==> flow/design.v <==
package mem_types;
    localparam NUM_SETS = 32;
    localparam NUM_ISETS= 32;
    typedef struct packed {  
        logic [(31-($clog2(NUM_SETS)+5)):00] tag;
        logic [($clog2(NUM_SETS)-1):00] set_addr;
        logic [04:00] offset;
        logic   [31:0]  ufp_addr;
        logic   [3:0]   ufp_rmask;
        logic   [3:0]   ufp_wmask;
        logic   [31:0]  ufp_wdata;
    } cache_t;
    typedef struct packed {  
        logic [(31-($clog2(NUM_ISETS)+5)):00] tag;
        logic [($clog2(NUM_ISETS)-1):00] set_addr;
        logic [04:00] offset;
        logic   [31:0]  ufp_addr;
        logic   [3:0]   ufp_rmask;
        logic   [3:0]   ufp_wmask;
        logic   [31:0]  ufp_wdata;
    } icache_t;
endpackage : mem_types
package rv32i_types;
    localparam NUM_ARCH_REG = 32;
    localparam NUM_ROB_ENTRIES = 8;
    localparam NUM_PHYS_REG = NUM_ROB_ENTRIES+ 32;
    localparam PHYS_REG_IDX = $clog2(NUM_PHYS_REG) - 1;
    localparam ARCH_REG_IDX = $clog2(NUM_ARCH_REG) - 1;
    localparam NUM_RS_ENTRIES = 2;
    localparam ST_Q_ENTRIES = 2;  
    localparam LD_RS_ENTRIES = 2;  
    localparam BRANCH_PRED_M = 1;
    localparam NUM_ORDER = 10;
    typedef struct packed {
        logic valid;
        logic [63:0] order;
        logic [31:0] inst;
        logic [ARCH_REG_IDX:0] rs1_addr, rs2_addr, rd_addr;
        logic [31:0] rs1_rdata, rs2_rdata, rd_wdata;
        logic [31:0] pc_rdata;
        logic [31:0] pc_wdata;
        logic [31:0] mem_addr;
        logic [3:0] mem_rmask;
        logic [3:0] mem_wmask;
        logic [31:0] mem_rdata;
        logic [31:0] mem_wdata;
    } rvfi_t;
    typedef struct packed {
        logic [ARCH_REG_IDX:0] rd;
        logic [PHYS_REG_IDX:0] pd;
        logic valid;
        logic [$clog2(NUM_ROB_ENTRIES)-1:0] rob_entry_idx;
        logic [31:0] rs1_value, rs2_value, value;
        logic [6:0]  opcode;
        logic [31:0] pc;
        logic [31:0] calculated_pc_next;
        logic [31:0] mem_addr;
        logic [3:0]  mem_rmask;
        logic [3:0]  mem_wmask;
        logic [31:0]  mem_rdata;
        logic [31:0]  mem_wdata;
    } cdb_entry_t; 
    typedef struct packed {
        logic   [31:0]  inst;  
        logic   [31:0]  pc;
        logic   [31:0]  pc_next;  
        logic           valid;  
        logic   [PHYS_REG_IDX:0]   ps1_s, ps2_s, pd_s;
        logic   [ARCH_REG_IDX:0]  rd_s, rs1_s, rs2_s;
        logic   ps1_valid, ps2_valid;
        logic   [2:0]   funct3;
        logic   [6:0]   funct7;
        logic   [6:0]   opcode;
        logic   [31:0]  imm;
        logic   [63:0]  order;
        logic   [BRANCH_PRED_M - 1:0]   br_hist;
        logic           regf_we;
    } decode_rename_to_dispatch_t;  
    typedef struct packed {
        logic [PHYS_REG_IDX:0] pd;
        logic [ARCH_REG_IDX:0] rs1, rs2, rd;
        logic           write_en;  
    } decode_rename_to_RAT_t;  
    typedef struct packed {
        logic [PHYS_REG_IDX:0] ps1, ps2;
        logic ps1_valid, ps2_valid;
    } RAT_to_decode_rename_t;  
    typedef struct packed {
        logic [ARCH_REG_IDX:0] rd;
        logic [PHYS_REG_IDX:0] pd;
        logic [31:0] pc;
        logic [31:0] pc_next;
        logic [63:0] order;
        logic [6:0] opcode;
        logic [31:0] calculated_pc_next;
        logic   [BRANCH_PRED_M - 1:0]   br_hist;
    } dispatch_to_ROB_only_data_t;  
    typedef struct packed {
        dispatch_to_ROB_only_data_t dispatch_to_ROB_only_data;  
        rvfi_t rvfi;
        logic enqueue_rob;
    } dispatch_to_ROB_t;
    typedef struct packed {
        logic commit;
        dispatch_to_ROB_only_data_t dispatch_data;
        rvfi_t rvfi;
    } ROB_entry_t;
    typedef struct packed {
        logic [($clog2(NUM_ROB_ENTRIES)-1):0] rob_entry_idx;
        logic is_rob_full;
    } ROB_to_dispatch_t;  
    typedef struct packed {
        ROB_entry_t rob_entry;
        logic is_rob_empty;
    } ROB_to_RRF_t;
    typedef struct packed {
        logic dequeue;
    } RRF_to_ROB_t;
    typedef struct packed {
        logic ps1_valid, ps2_valid;
        logic [PHYS_REG_IDX:0] ps1, ps2, pd;
        logic [ARCH_REG_IDX:0] rd;
        logic [2:0] funct3;
        logic [6:0] funct7;
        logic [6:0] opcode;
        logic [31:0] imm;
        logic [$clog2(NUM_ROB_ENTRIES)-1:0] rob_entry_idx;
        logic [31:0] pc;
        logic valid;
    } dispatch_to_rs_t;
    typedef struct packed {
        logic ps1_valid, ps2_valid;
        logic [PHYS_REG_IDX:0] ps1, ps2, pd;
        logic [ARCH_REG_IDX:0] rd;
        logic [2:0] funct3;
        logic [6:0] opcode;
        logic [31:0] imm;
        logic [$clog2(NUM_ROB_ENTRIES)-1:0] rob_entry_idx;
        logic [31:0] pc;
        logic valid;
    } dispatch_to_lsq_t;
    typedef struct packed {
        logic ps1_valid, ps2_valid;
        logic [PHYS_REG_IDX:0] ps1, ps2, pd;
        logic [ARCH_REG_IDX:0] rd;
        logic [2:0] funct3;
        logic [6:0] funct7;
        logic [6:0] opcode;
        logic [31:0] imm;
        logic [$clog2(NUM_ROB_ENTRIES)-1:0] rob_entry_idx;
        logic [31:0] pc;
        logic valid;
    } rs_to_alu_t;
       typedef struct packed {
        logic ps1_valid, ps2_valid;
        logic [PHYS_REG_IDX:0] ps1, ps2, pd;
        logic [ARCH_REG_IDX:0] rd;
        logic [2:0] funct3;
        logic [6:0] funct7;
        logic [6:0] opcode;
        logic [31:0] imm;
        logic [$clog2(NUM_ROB_ENTRIES)-1:0] rob_entry_idx;
        logic [31:0] pc;
        logic valid;
    } rs_to_br_t;
    typedef struct packed {
        logic ps1_valid, ps2_valid;
        logic [PHYS_REG_IDX:0] ps1, ps2, pd;
        logic [ARCH_REG_IDX:0] rd;
        logic [2:0] funct3;
        logic [6:0] funct7;
        logic [6:0] opcode;
        logic [31:0] imm;
        logic [$clog2(NUM_ROB_ENTRIES)-1:0] rob_entry_idx;
        logic [31:0] pc;
        logic valid;
    } rs_to_mult_t;
    typedef struct packed {
        logic ps1_valid, ps2_valid;
        logic [PHYS_REG_IDX:0] ps1, ps2, pd;
        logic [ARCH_REG_IDX:0] rd;
        logic [2:0] funct3;
        logic [6:0] funct7;
        logic [6:0] opcode;
        logic [31:0] imm;
        logic [$clog2(NUM_ROB_ENTRIES)-1:0] rob_entry_idx;
        logic [31:0] pc;
        logic valid;
    } rs_to_div_t;
    typedef struct packed {
        logic [PHYS_REG_IDX:0] pd;
        logic [ARCH_REG_IDX:0] rd;
        logic [2:0] funct3;
        logic [6:0] opcode;
        logic [$clog2(NUM_ROB_ENTRIES)-1:0] rob_entry_idx;
        logic [31:0] pc;
        logic valid;
    } mult_pipe_t;
    typedef struct packed {
        rs_to_alu_t data;
        logic [NUM_ORDER:0] order;
    } ALU_RS_entry_t;
    typedef struct packed {
        rs_to_alu_t data;
        logic [NUM_ORDER:0] order;
    } MUL_RS_entry_t;
    typedef struct packed {
        rs_to_br_t data;
        logic [NUM_ORDER:0] order;
    } BR_RS_entry_t;
    typedef struct packed {
        dispatch_to_lsq_t data;
        logic valid;
    } lsq_entry_t;
    typedef struct packed {
       logic   [31:0]  inst;
       logic   [31:0]  pc;
       logic   [31:0]  pc_next;
       logic   [63:0]  order;
       logic           valid;  
    } fetch_to_queue;  
    typedef enum logic [6:0] {
        op_b_lui       = 7'b0110111,  
        op_b_auipc     = 7'b0010111,  
        op_b_jal       = 7'b1101111,  
        op_b_jalr      = 7'b1100111,  
        op_b_br        = 7'b1100011,  
        op_b_load      = 7'b0000011,  
        op_b_store     = 7'b0100011,  
        op_b_imm       = 7'b0010011,  
        op_b_reg       = 7'b0110011   
    } rv32i_opcode;
    typedef enum logic [6:0] {
        base           = 7'b0000000,
        variant        = 7'b0100000,
        mult           = 7'b0000001
    } funct7_t;
    typedef enum logic [2:0] {
        arith_f3_add   = 3'b000,  
        arith_f3_sll   = 3'b001,
        arith_f3_slt   = 3'b010,
        arith_f3_sltu  = 3'b011,
        arith_f3_xor   = 3'b100,
        arith_f3_sr    = 3'b101,  
        arith_f3_or    = 3'b110,
        arith_f3_and   = 3'b111
    } arith_f3_t;
    typedef enum logic [2:0] {
        load_f3_lb     = 3'b000,
        load_f3_lh     = 3'b001,
        load_f3_lw     = 3'b010,
        load_f3_lbu    = 3'b100,
        load_f3_lhu    = 3'b101
    } load_f3_t;
    typedef enum logic [2:0] {
        store_f3_sb    = 3'b000,
        store_f3_sh    = 3'b001,
        store_f3_sw    = 3'b010
    } store_f3_t;
    typedef enum logic [2:0] { 
        branch_f3_beq  = 3'b000,
        branch_f3_bne  = 3'b001,
        branch_f3_blt  = 3'b100,
        branch_f3_bge  = 3'b101,
        branch_f3_bltu = 3'b110,
        branch_f3_bgeu = 3'b111
    } branch_f3_t;
    typedef enum logic [2:0] {
        alu_op_add     = 3'b000,
        alu_op_sll     = 3'b001,
        alu_op_sra     = 3'b010,
        alu_op_sub     = 3'b011,
        alu_op_xor     = 3'b100,
        alu_op_srl     = 3'b101,
        alu_op_or      = 3'b110,
        alu_op_and     = 3'b111
    } alu_ops;
    typedef enum logic [2:0] {
        mul_op_mul      = 3'b000,
        mul_op_mulh     = 3'b001,
        mul_op_mulhsu   = 3'b010,
        mul_op_mulhu    = 3'b011,
        mul_op_div      = 3'b100,
        mul_op_divu     = 3'b101,
        mul_op_rem      = 3'b110,
        mul_op_remu     = 3'b111
    } mul_ops;
    typedef union packed {
        logic [31:0] word;
        struct packed {
            logic [11:0] i_imm;
            logic [4:0]  rs1;
            logic [2:0]  funct3;
            logic [4:0]  rd;
            rv32i_opcode opcode;
        } i_type;
        struct packed {
            logic [6:0]  funct7;
            logic [4:0]  rs2;
            logic [4:0]  rs1;
            logic [2:0]  funct3;
            logic [4:0]  rd;
            rv32i_opcode opcode;
        } r_type;
        struct packed {
            logic [11:5] imm_s_top;
            logic [4:0]  rs2;
            logic [4:0]  rs1;
            logic [2:0]  funct3;
            logic [4:0]  imm_s_bot;
            rv32i_opcode opcode;
        } s_type;
        struct packed {
            logic [11:5] imm_s_top;
            logic [4:0]  rs2;
            logic [4:0]  rs1;
            logic [2:0]  funct3;
            logic [4:0]  imm_s_bot;
            rv32i_opcode opcode;
        } b_type;
        struct packed {
            logic [31:12] imm;
            logic [4:0]   rd;
            rv32i_opcode  opcode;
        } j_type;
    } instr_t;
endpackage : rv32i_types
module div_seq (
    input  logic        clk,
    input  logic        rst,
    input  logic        start,
    input  logic [32:0] a,
    input  logic [32:0] b,
    output logic        complete,
    output logic [32:0] quotient,
    output logic [32:0] remainder,
    output logic        divide_by_0
);
logic [5:0]  cnt;
logic [32:0] q_reg;      
logic [32:0] r_reg;      
logic [32:0] d_reg;      
logic        neg_q, neg_r, dbz;
logic [32:0] a_save;
logic [33:0] r_shift;
logic [34:0] r_sub;
assign r_shift = {r_reg, q_reg[32]};
assign r_sub   = {1'b0, r_shift} - {2'b00, d_reg};
always_ff @(posedge clk) begin
    if (rst) begin
        cnt <= '0;
    end else if (start) begin
        cnt    <= 6'd33;
        q_reg  <= a[32] ? (~a + 33'd1) : a;
        d_reg  <= b[32] ? (~b + 33'd1) : b;
        r_reg  <= '0;
        neg_q  <= a[32] ^ b[32];
        neg_r  <= a[32];
        dbz    <= (b == '0);
        a_save <= a;
    end else if (cnt != '0) begin
        cnt <= cnt - 6'd1;
        if (r_sub[34]) begin
            r_reg <= r_shift[32:0];
            q_reg <= {q_reg[31:0], 1'b0};
        end else begin
            r_reg <= r_sub[32:0];
            q_reg <= {q_reg[31:0], 1'b1};
        end
    end
end
assign complete    = (cnt == '0);
assign divide_by_0 = dbz;
assign quotient    = dbz ? '1 : (neg_q ? (~q_reg + 33'd1) : q_reg);
assign remainder   = dbz ? a_save : (neg_r ? (~r_reg + 33'd1) : r_reg);
endmodule
module divider_exec #(
    parameter NUM_STAGES = 33
)(
    input   rv32i_types::rs_to_div_t rs_to_div,
    input   logic [31: 0]   ps1_value,
    input   logic [31: 0]   ps2_value,
    input   logic           clk, rst,
    input   logic           cdb_arb_dequeue,           
    input   logic           res_station_select_from_RS,        
    output  rv32i_types::cdb_entry_t div_queue_result,
    output  logic           div_queue_is_full_to_CDB,       
    output  logic           div_is_ready_to_RS             
);
logic   [31: 0] div_queue_result_value;
rv32i_types::rs_to_div_t div_to_cdb_arb;
enum logic [1:0] {
    busy,
    not_busy = 2'b01,
    reset
} state;
logic [32:0] op_a;
logic [32:0] op_b;
logic [32:0] quotient;
logic [32:0] remainder;
logic divide_by_zero;
struct packed {
    rv32i_types::rs_to_div_t data;
    logic [31:0] ps1_value_shadow;
    logic [31:0] ps2_value_shadow;
} shadow_input;
logic shadow_overflow_flag;
assign shadow_overflow_flag = (shadow_input.ps1_value_shadow == 32'h80000000) && (shadow_input.ps2_value_shadow == '1);
logic div_is_done;
assign div_queue_is_full_to_CDB = div_is_done && state == busy;
always_ff @ (posedge clk) begin
    if(rst) begin
        state <= reset;
    end else begin
        case(state)
            busy: begin
                state <= cdb_arb_dequeue ? not_busy : state;
            end
            not_busy: begin
                state <= res_station_select_from_RS ? busy : state;
                shadow_input.data <= rs_to_div;
                shadow_input.ps1_value_shadow <= ps1_value;
                shadow_input.ps2_value_shadow <= ps2_value;
            end
            default: begin  
                state <= div_is_done ? not_busy : state;
                shadow_input <= '0;
            end
        endcase
    end
end
always_comb begin
    op_a = '0;
    op_b = '0;
    if(!rst) begin
        unique case(rs_to_div.funct3[0])
            1'b0: begin
                op_a = {ps1_value[31], ps1_value};
                op_b = {ps2_value[31], ps2_value};
            end
            1'b1: begin
                op_a = {1'b0, ps1_value};
                op_b = {1'b0, ps2_value};
            end
        endcase
    end
end
div_seq div_ip (
                .clk(clk),
                .rst(rst),
                .start(res_station_select_from_RS),
                .a(op_a),
                .b(op_b),
                .complete(div_is_done),
                .quotient(quotient),
                .remainder(remainder),
                .divide_by_0(divide_by_zero)
            );
always_comb begin
    div_to_cdb_arb = '0;
    div_is_ready_to_RS = '0; 
    div_queue_result_value = '0;
    if(!rst) begin
        unique case(state)
            busy: begin
                div_to_cdb_arb = shadow_input.data;
                div_is_ready_to_RS = '0;
            end
            not_busy: begin
                div_to_cdb_arb = '0;
                div_is_ready_to_RS = '1;            
            end
            default: begin
                div_to_cdb_arb = '0;
                div_is_ready_to_RS = '0;            
            end
        endcase
        unique case(shadow_input.data.funct3[1:0])
            2'b00: begin
                div_queue_result_value = divide_by_zero ? '1 : quotient[31:0];
                div_queue_result_value = shadow_overflow_flag ? 32'h80000000 : div_queue_result_value;
            end
            2'b01: begin
                div_queue_result_value = divide_by_zero ? '1 : quotient[31:0];
            end
            2'b10:begin
                div_queue_result_value = remainder[31:0];
                div_queue_result_value = shadow_overflow_flag ? 0 : div_queue_result_value;
            end
            2'b11: begin
                div_queue_result_value = remainder[31:0];
            end
        endcase
    end
    div_queue_result                = '0;
    div_queue_result.rd             = shadow_input.data.rd;
    div_queue_result.pd             = shadow_input.data.pd;
    div_queue_result.valid          = shadow_input.data.valid;
    div_queue_result.rob_entry_idx  = shadow_input.data.rob_entry_idx;
    div_queue_result.rs1_value      = shadow_input.ps1_value_shadow;
    div_queue_result.rs2_value      = shadow_input.ps2_value_shadow;
    div_queue_result.value          = div_queue_result_value;
    div_queue_result.pc            = shadow_input.data.pc;
    div_queue_result.calculated_pc_next = shadow_input.data.pc + 32'd4;
    div_queue_result.opcode        = shadow_input.data.opcode;
    div_queue_result.mem_addr      = '0;
    div_queue_result.mem_rmask     = '0;
    div_queue_result.mem_wmask     = '0;
    div_queue_result.mem_rdata     = '0;
    div_queue_result.mem_wdata     = '0;
end
endmodule
module div_unit
(
    input  logic        clk,
    input  logic        rst,
    input  logic        issue,           
    input  logic [2:0]  funct3,          
    input  logic [6:0]  opcode,
    input  logic [4:0]  rd,
    input  logic [5:0]  pd,
    input  logic [2:0]  rob_idx,
    input  logic [31:0] pc,
    input  logic [31:0] ps1_value,
    input  logic [31:0] ps2_value,
    output logic        ready,           
    input  logic        cdb_dequeue,     
    output logic        res_valid,
    output logic [4:0]  res_rd,
    output logic [5:0]  res_pd,
    output logic [2:0]  res_rob_idx,
    output logic [31:0] res_value,
    output logic [31:0] res_rs1_value,
    output logic [31:0] res_rs2_value,
    output logic [31:0] res_pc,
    output logic [31:0] res_pc_next,
    output logic [6:0]  res_opcode
);
rv32i_types::rs_to_div_t rs;
rv32i_types::cdb_entry_t res;
always_comb begin
    rs               = '0;
    rs.valid         = issue;
    rs.funct3        = funct3;
    rs.opcode        = opcode;
    rs.rd            = rd;
    rs.pd            = pd;
    rs.rob_entry_idx = rob_idx;
    rs.pc            = pc;
end
divider_exec div (
    .rs_to_div                  (rs),
    .ps1_value                  (ps1_value),
    .ps2_value                  (ps2_value),
    .clk                        (clk),
    .rst                        (rst),
    .cdb_arb_dequeue            (cdb_dequeue),
    .res_station_select_from_RS (issue),
    .div_queue_result           (res),
    .div_queue_is_full_to_CDB   (res_valid),
    .div_is_ready_to_RS         (ready)
);
assign res_rd        = res.rd;
assign res_pd        = res.pd;
assign res_rob_idx   = res.rob_entry_idx;
assign res_value     = res.value;
assign res_rs1_value = res.rs1_value;
assign res_rs2_value = res.rs2_value;
assign res_pc        = res.pc;
assign res_pc_next   = res.calculated_pc_next;
assign res_opcode    = res.opcode;
endmodule
======== Reports on div_unit ========
Each step is given for the RTL above and for the edited RTL.
Lines under "original" count in the file above, lines under "edited" in the edited file.
"change" is "edited" less "original", of the values as shown; "rel. change" is that difference over "original", in percent.
Operators: Yosys type, input widths -> output width; for muxes data width and select width s.
Cell names lack the library's common part.
Not given: n/a
set-up
  design top .............................. div_unit
  clock input ............................. clk
  library ................................. sky130hd
  library corner .......................... tt_025C_1v80

======== The edit ========
Unified diff, file above to edited file.
A script made this edit. It changes what the design does and was not meant as an optimisation.
begin of diff
@@ -373,5 +373,5 @@
 assign divide_by_0 = dbz;
 assign quotient    = dbz ? '1 : (neg_q ? (~q_reg + 33'd1) : q_reg);
-assign remainder   = dbz ? a_save : (neg_r ? (~r_reg + 33'd1) : r_reg);
+assign remainder   = dbz ? a_save : (neg_r ? (~r_reg ^ 33'd1) : r_reg);
 endmodule
 module divider_exec #(
end of diff

======== Word level ========
Counts by Yosys on the flattened word-level netlist (proc, flatten, opt, wreduce; memories kept). Register bits leave out memories and registers merged into their read ports (data or address). Print and check cells are left out. Cells with the same type and inputs are merged into one.
operators by class
  element                           original  edited  change  rel. change (%)
  add/subtract/negate cells         7         6       -1      -14.29
  multiply operators                0         0       0       n/a
  divide/modulo/power cells         0         0       0       n/a
  order comparisons                 0         0       0       n/a
  eq/ne operators                   8         8       0       0.00
  shift-type cells                  0         0       0       n/a
  mux-type cells                    30        30      0       0.00
  bitwise gates (word level)        8         9       +1      +12.50
  reductions and logical operators  14        14      0       0.00
operator list
  kind                   original  edited  change  rel. change (%)
  $not 1->1              3         4       +1      +33.33
  $add 32x1->32 const B  2         1       -1      -50.00
Unchanged operator kinds not shown: 31.
storage and ports
  element                          original  edited  change  rel. change (%)
  bits in registers                302       302     0       0.00
  bits in latches                  0         0       0       n/a
  memory bits (writable)           0         0       0       n/a
  memory bits (read-only)          0         0       0       n/a
  clocked read ports x word width  0         0       0       n/a
  memory cells                     0         0       0       n/a
  bits of input ports              124       124     0       0.00
  elaborated cells                 81        81      0       0.00

======== Depth ========
Longest topological path by Yosys (ltp), each cell counted once; first at word level (registers and memories cut), then after technology mapping (sequential cells cut; the memories' decode and read muxes count).
logic depth
  element                        original  edited  change  rel. change (%)
  depth in word-level cells      7         7       0       0.00
  ABC_AREA                       0         0       n/a     n/a
  gate-level depth with buffers  15        15      0       0.00
  depth with buffers taken out   13        13      0       0.00

======== After synthesis ========
The flow's flattened synthesis, as Yosys stat reports it; memories are mapped. The netlist is that of the ABC_AREA named above (0 if unset); the other value can give another one.
synthesis totals
  element                          original  edited   change  rel. change (%)
  mapped cells                     1726      1640     -86     -4.98
  chip area (Yosys) (um^2)         16881.2   16226.8  -654.4  -3.88
  area of sequential cells (um^2)  7777.5    7777.5   0.0     0.00
  flip-flops                       262       262      0       0.00
  buffers                          200       193      -7      -3.50
cell types
  cell type  original  edited  change  rel. change (%)
  xnor2_1    100       123     +23     +23.00
  nand4_1    35        14      -21     -60.00
  nor2_1     158       178     +20     +12.66
  xor2_1     67        47      -20     -29.85
  o31ai_1    41        21      -20     -48.78
  a21oi_1    100       118     +18     +18.00
  o41ai_1    16        3       -13     -81.25
  o22ai_1    33        23      -10     -30.30
  o21ai_0    73        64      -9      -12.33
  nor2b_1    50        41      -9      -18.00
  nand2_1    110       102     -8      -7.27
  nand2b_1   11        3       -8      -72.73
  or2_2      10        3       -7      -70.00
  a211oi_1   11        17      +6      +54.55
  o211ai_1   2         7       +5      +250.00
  a221oi_1   0         5       +5      n/a
  or3_1      15        11      -4      -26.67
  or4_1      9         5       -4      -44.44
Unchanged cell types not shown: 14.
Not every row of either side is listed.
The figures by module come from a second, unflattened synthesis with its own total; it is not the netlist above.
unflattened totals
  element                                  original  edited   change  rel. change (%)
  cell total of the unflattened synthesis  1792      1736     -56     -3.12
  area (unflattened synthesis) (um^2)      17859.6   17439.2  -420.4  -2.35
Each row is one instance without its submodules.
modules, original
  module        times used  cells  area (um^2)
  div_seq       1           1073   10083.4
  divider_exec  1           718    7772.5
  div_unit      1           1      3.8
modules, edited
  module        times used  cells  area (um^2)
  div_seq       1           1017   9663.0
  divider_exec  1           718    7772.5
  div_unit      1           1      3.8

======== Worst setup path after synthesis ========
Source: OpenSTA report_checks on the synthesized netlist (no wires, ideal clock, input and output delay 20% of the period each), path of least setup slack; recovery checks are left aside. Register names are those of the netlist, which keeps one name where synthesis merged equal registers.
timing path after synthesis
  element                            original                   edited                     change  rel. change (%)
  path kind                          in2reg                     in2reg                     n/a     n/a
  from                               input rst                  input rst                  n/a     n/a
  to                                 register div.shadow_input  register div.shadow_input  n/a     n/a
  clock period (ns)                  5.5                        5.5                        0.0     0.00
  setup time (ns)                    0.598                      0.598                      0.000   n/a
  launch time at the first pin (ns)  1.100                      1.100                      0.000   0.00
  data arrival time (ns)             7.511                      7.301                      -0.210  -2.80
  slack (ns)                         -2.609                     -2.399                     +0.210  n/a
  delay of the path (ns)             7.009                      6.799                      -0.210  -3.00
  driving pins on the path           8                          7                          -1      -12.50
  path buffers                       7                          6                          -1      -14.29
  synthesis period reached (ns)      8.109                      7.899                      -0.210  -2.59
"delay of the path" is the arrival time less input delay plus setup time.
"driving pins on the path": output pins that drive a net of the path, with the launching flip-flop's if there is one; two outputs of one cell count as two.
"synthesis period reached" = period - worst setup slack (recovery checks aside). The figure is calculated, with input and output delays left at 20% of the set period.
Where an end lacks its bit number, it is one bit of the signal, or one of the new flip-flops if synthesis recoded a state register.
The rows between start and end are the longest chain of elaborated cells between them; the timing report does not say that the signal goes this way. Where chains are equally long, one stands for them.
A line is the first line of the expression or statement that the cell stems from. Yosys adds cells for indexed reads and writes and turns some case tables into memories.
on the way, after synthesis, original
  cell sequence ........................... clkbuf_1 > buf_1 > clkbuf_1 > clkbuf_1 > clkbuf_1 > buf_1 > buf_1 > nor2_1
  cells in the longest elaborated chain ... 2
  elaborated cells on any way between the ends .. 2
  source lines of those cells ............. 0
RTL lines, path after synthesis, original
  element           line  source
  start, declared   516   input  logic        rst,
  $not 1->1         n/a
  $reduce_and 2->1  n/a
  end, assigned     427   shadow_input <= '0;
  end, declared     406   } shadow_input;
on the way, after synthesis, edited
  cell sequence ........................... clkbuf_1 > clkbuf_1 > clkbuf_1 > clkbuf_1 > buf_1 > buf_1 > nor2_1
  cells in the longest elaborated chain ... 2
  elaborated cells on any way between the ends .. 2
  source lines of those cells ............. 0
RTL lines, path after synthesis, edited
  element           line  source
  start, declared   516   input  logic        rst,
  $not 1->1         n/a
  $reduce_and 2->1  n/a
  end, assigned     427   shadow_input <= '0;
  end, declared     406   } shadow_input;

======== Timing after layout ========
From the final timing report of each run of set A: the path of least setup slack in the routed layout; clock arrival at registers is part of the times.
timing path after layout
  element                            original                      edited                        change  rel. change (%)
  path kind                          reg2out                       reg2out                       n/a     n/a
  from                               register div.div_ip.r_reg[8]  register div.div_ip.q_reg[8]  n/a     n/a
  to                                 output res_value[29]          output res_value[27]          n/a     n/a
  clock period (ns)                  5.38                          5.38                          0.00    0.00
  output delay (ns)                  1.08                          1.08                          0.00    0.00
  launch time at the first pin (ns)  0.57                          0.53                          -0.04   -7.02
  data arrival time (ns)             4.08                          4.02                          -0.06   -1.47
  slack (ns)                         0.22                          0.28                          +0.06   n/a
  driving pins on the path           11                            9                             -2      -18.18
  path buffers                       1                             1                             0       0.00
The rows between start and end are the longest chain of elaborated cells between them; the timing report does not say that the signal goes this way. Where chains are equally long, one stands for them.
A register here has more assigning lines than the two given.
on the way, after layout, original
  cell sequence ........................... edfxtp_1 > or4_4 > or4_4 > or4_4 > or4_4 > o41ai_2 > xor2_1 > mux2i_1 > o22ai_1 > nor2_1 > dlygate4sd2_1
  cells in the longest elaborated chain ... 7
  elaborated cells on any way between the ends .. 7
  source lines of those cells ............. 4
RTL lines, path after layout, original
  element               line  source
  start, declared       341   logic [32:0] r_reg;
  start, assigned       364   r_reg <= r_shift[32:0];
  start, assigned       367   r_reg <= r_sub[32:0];
  $not 32->32           375   assign remainder   = dbz ? a_save : (neg_r ? (~r_reg + 33'd1) : r_reg);
  $add 32x1->32         375
  $mux 32 (2 in a row)  375
  $mux 32               488   div_queue_result_value = shadow_overflow_flag ? 0 : div_queue_result_value;
  $pmux 32 s4           478   unique case(shadow_input.data.funct3[1:0])
  $mux 32               463   if(!rst) begin
  end, declared         532   output logic [31:0] res_value,
on the way, after layout, edited
  cell sequence ........................... edfxtp_1 > or4_4 > or3_4 > or4_4 > or3_4 > nand2_1 > xor2_1 > a221oi_1 > clkdlybuf4s50_1
  cells in the longest elaborated chain ... 7
  elaborated cells on any way between the ends .. 7
RTL lines, path after layout, edited
  element          line  source
  start, declared  340   logic [32:0] q_reg;
  start, assigned  354   q_reg  <= a[32] ? (~a + 33'd1) : a;
  start, assigned  365   q_reg <= {q_reg[31:0], 1'b0};
  $not 32->32      374   assign quotient    = dbz ? '1 : (neg_q ? (~q_reg + 33'd1) : q_reg);
  $add 32x1->32    374
  $mux 32          374
  $mux 32          480   div_queue_result_value = divide_by_zero ? '1 : quotient[31:0];
  $mux 32          481   div_queue_result_value = shadow_overflow_flag ? 32'h80000000 : div_queue_result_value;
  $pmux 32 s4      478   unique case(shadow_input.data.funct3[1:0])
  $mux 32          463   if(!rst) begin
  end, declared    532   output logic [31:0] res_value,

======== Flow runs ========
Runs of the flow (Yosys, OpenROAD) on both versions; the two runs of a pair have the same settings. The constraints put input and output delay at 20% of the set period each and load the outputs with 0.01 pF.
flow settings, set A
  CORE_UTILIZATION ........................ 40
  PLACE_DENSITY ........................... 0.6
  period_ns ............................... 5.38
  CAP_MARGIN .............................. 20
  CORE_MARGIN ............................. 2
  SLEW_MARGIN ............................. 20
final reports, set A
  element                                  original  edited    change     rel. change (%)
  chip area in the Yosys report (um^2)     16881.2   16226.8   -654.4     -3.88
  die outline area (um^2)                  43863.0   42193.3   -1669.7    -3.81
  standard-cell area after routing (um^2)  20810.0   20004.2   -805.8     -3.87
  utilization (%)                          49.8      50.1      +0.3       n/a
  setup slack of the worst path (ns)       0.222     0.280     +0.058     n/a
  post-route setup TNS (ns)                0.000     0.000     0.000      n/a
  worst-case hold slack (ns)               0.459     0.486     +0.027     n/a
  overall power (W)                        0.007208  0.006497  -0.000711  -9.86
  reached clock period (ns)                5.158     5.100     -0.058     -1.12
flow settings, set B
  CAP_MARGIN .............................. 40
  CELL_PAD_IN_SITES_GLOBAL_PLACEMENT ...... 0
  CORE_MARGIN ............................. 6
  CORE_UTILIZATION ........................ 30
  CTS_CLUSTER_DIAMETER .................... 348
  MAX_ROUTING_LAYER ....................... met4
  MIN_ROUTING_LAYER ....................... met1
  SETUP_SLACK_MARGIN ...................... 0.45
  period_ns ............................... 6.49
  SLEW_MARGIN ............................. 20
final reports, set B
  element                                  original  edited    change     rel. change (%)
  chip area in the Yosys report (um^2)     16881.2   16226.8   -654.4     -3.88
  die outline area (um^2)                  62108.1   59814.5   -2293.6    -3.69
  standard-cell area after routing (um^2)  21016.4   20284.5   -731.9     -3.48
  utilization (%)                          38.0      38.3      +0.3       n/a
  setup slack of the worst path (ns)       0.637     0.682     +0.045     n/a
  post-route setup TNS (ns)                0.000     0.000     0.000      n/a
  worst-case hold slack (ns)               0.457     0.478     +0.021     n/a
  overall power (W)                        0.005944  0.005438  -0.000506  -8.51
  reached clock period (ns)                5.853     5.808     -0.045     -0.77
By "reached clock period" is meant the clock period of the run minus its worst setup slack. This is arithmetic on one report: input and output delays are still those of the set period (20% each).
By "overall power" is meant OpenSTA's value without simulated activity: inputs other than the clock are taken to toggle once in ten clock periods, and the tool carries that through the logic.
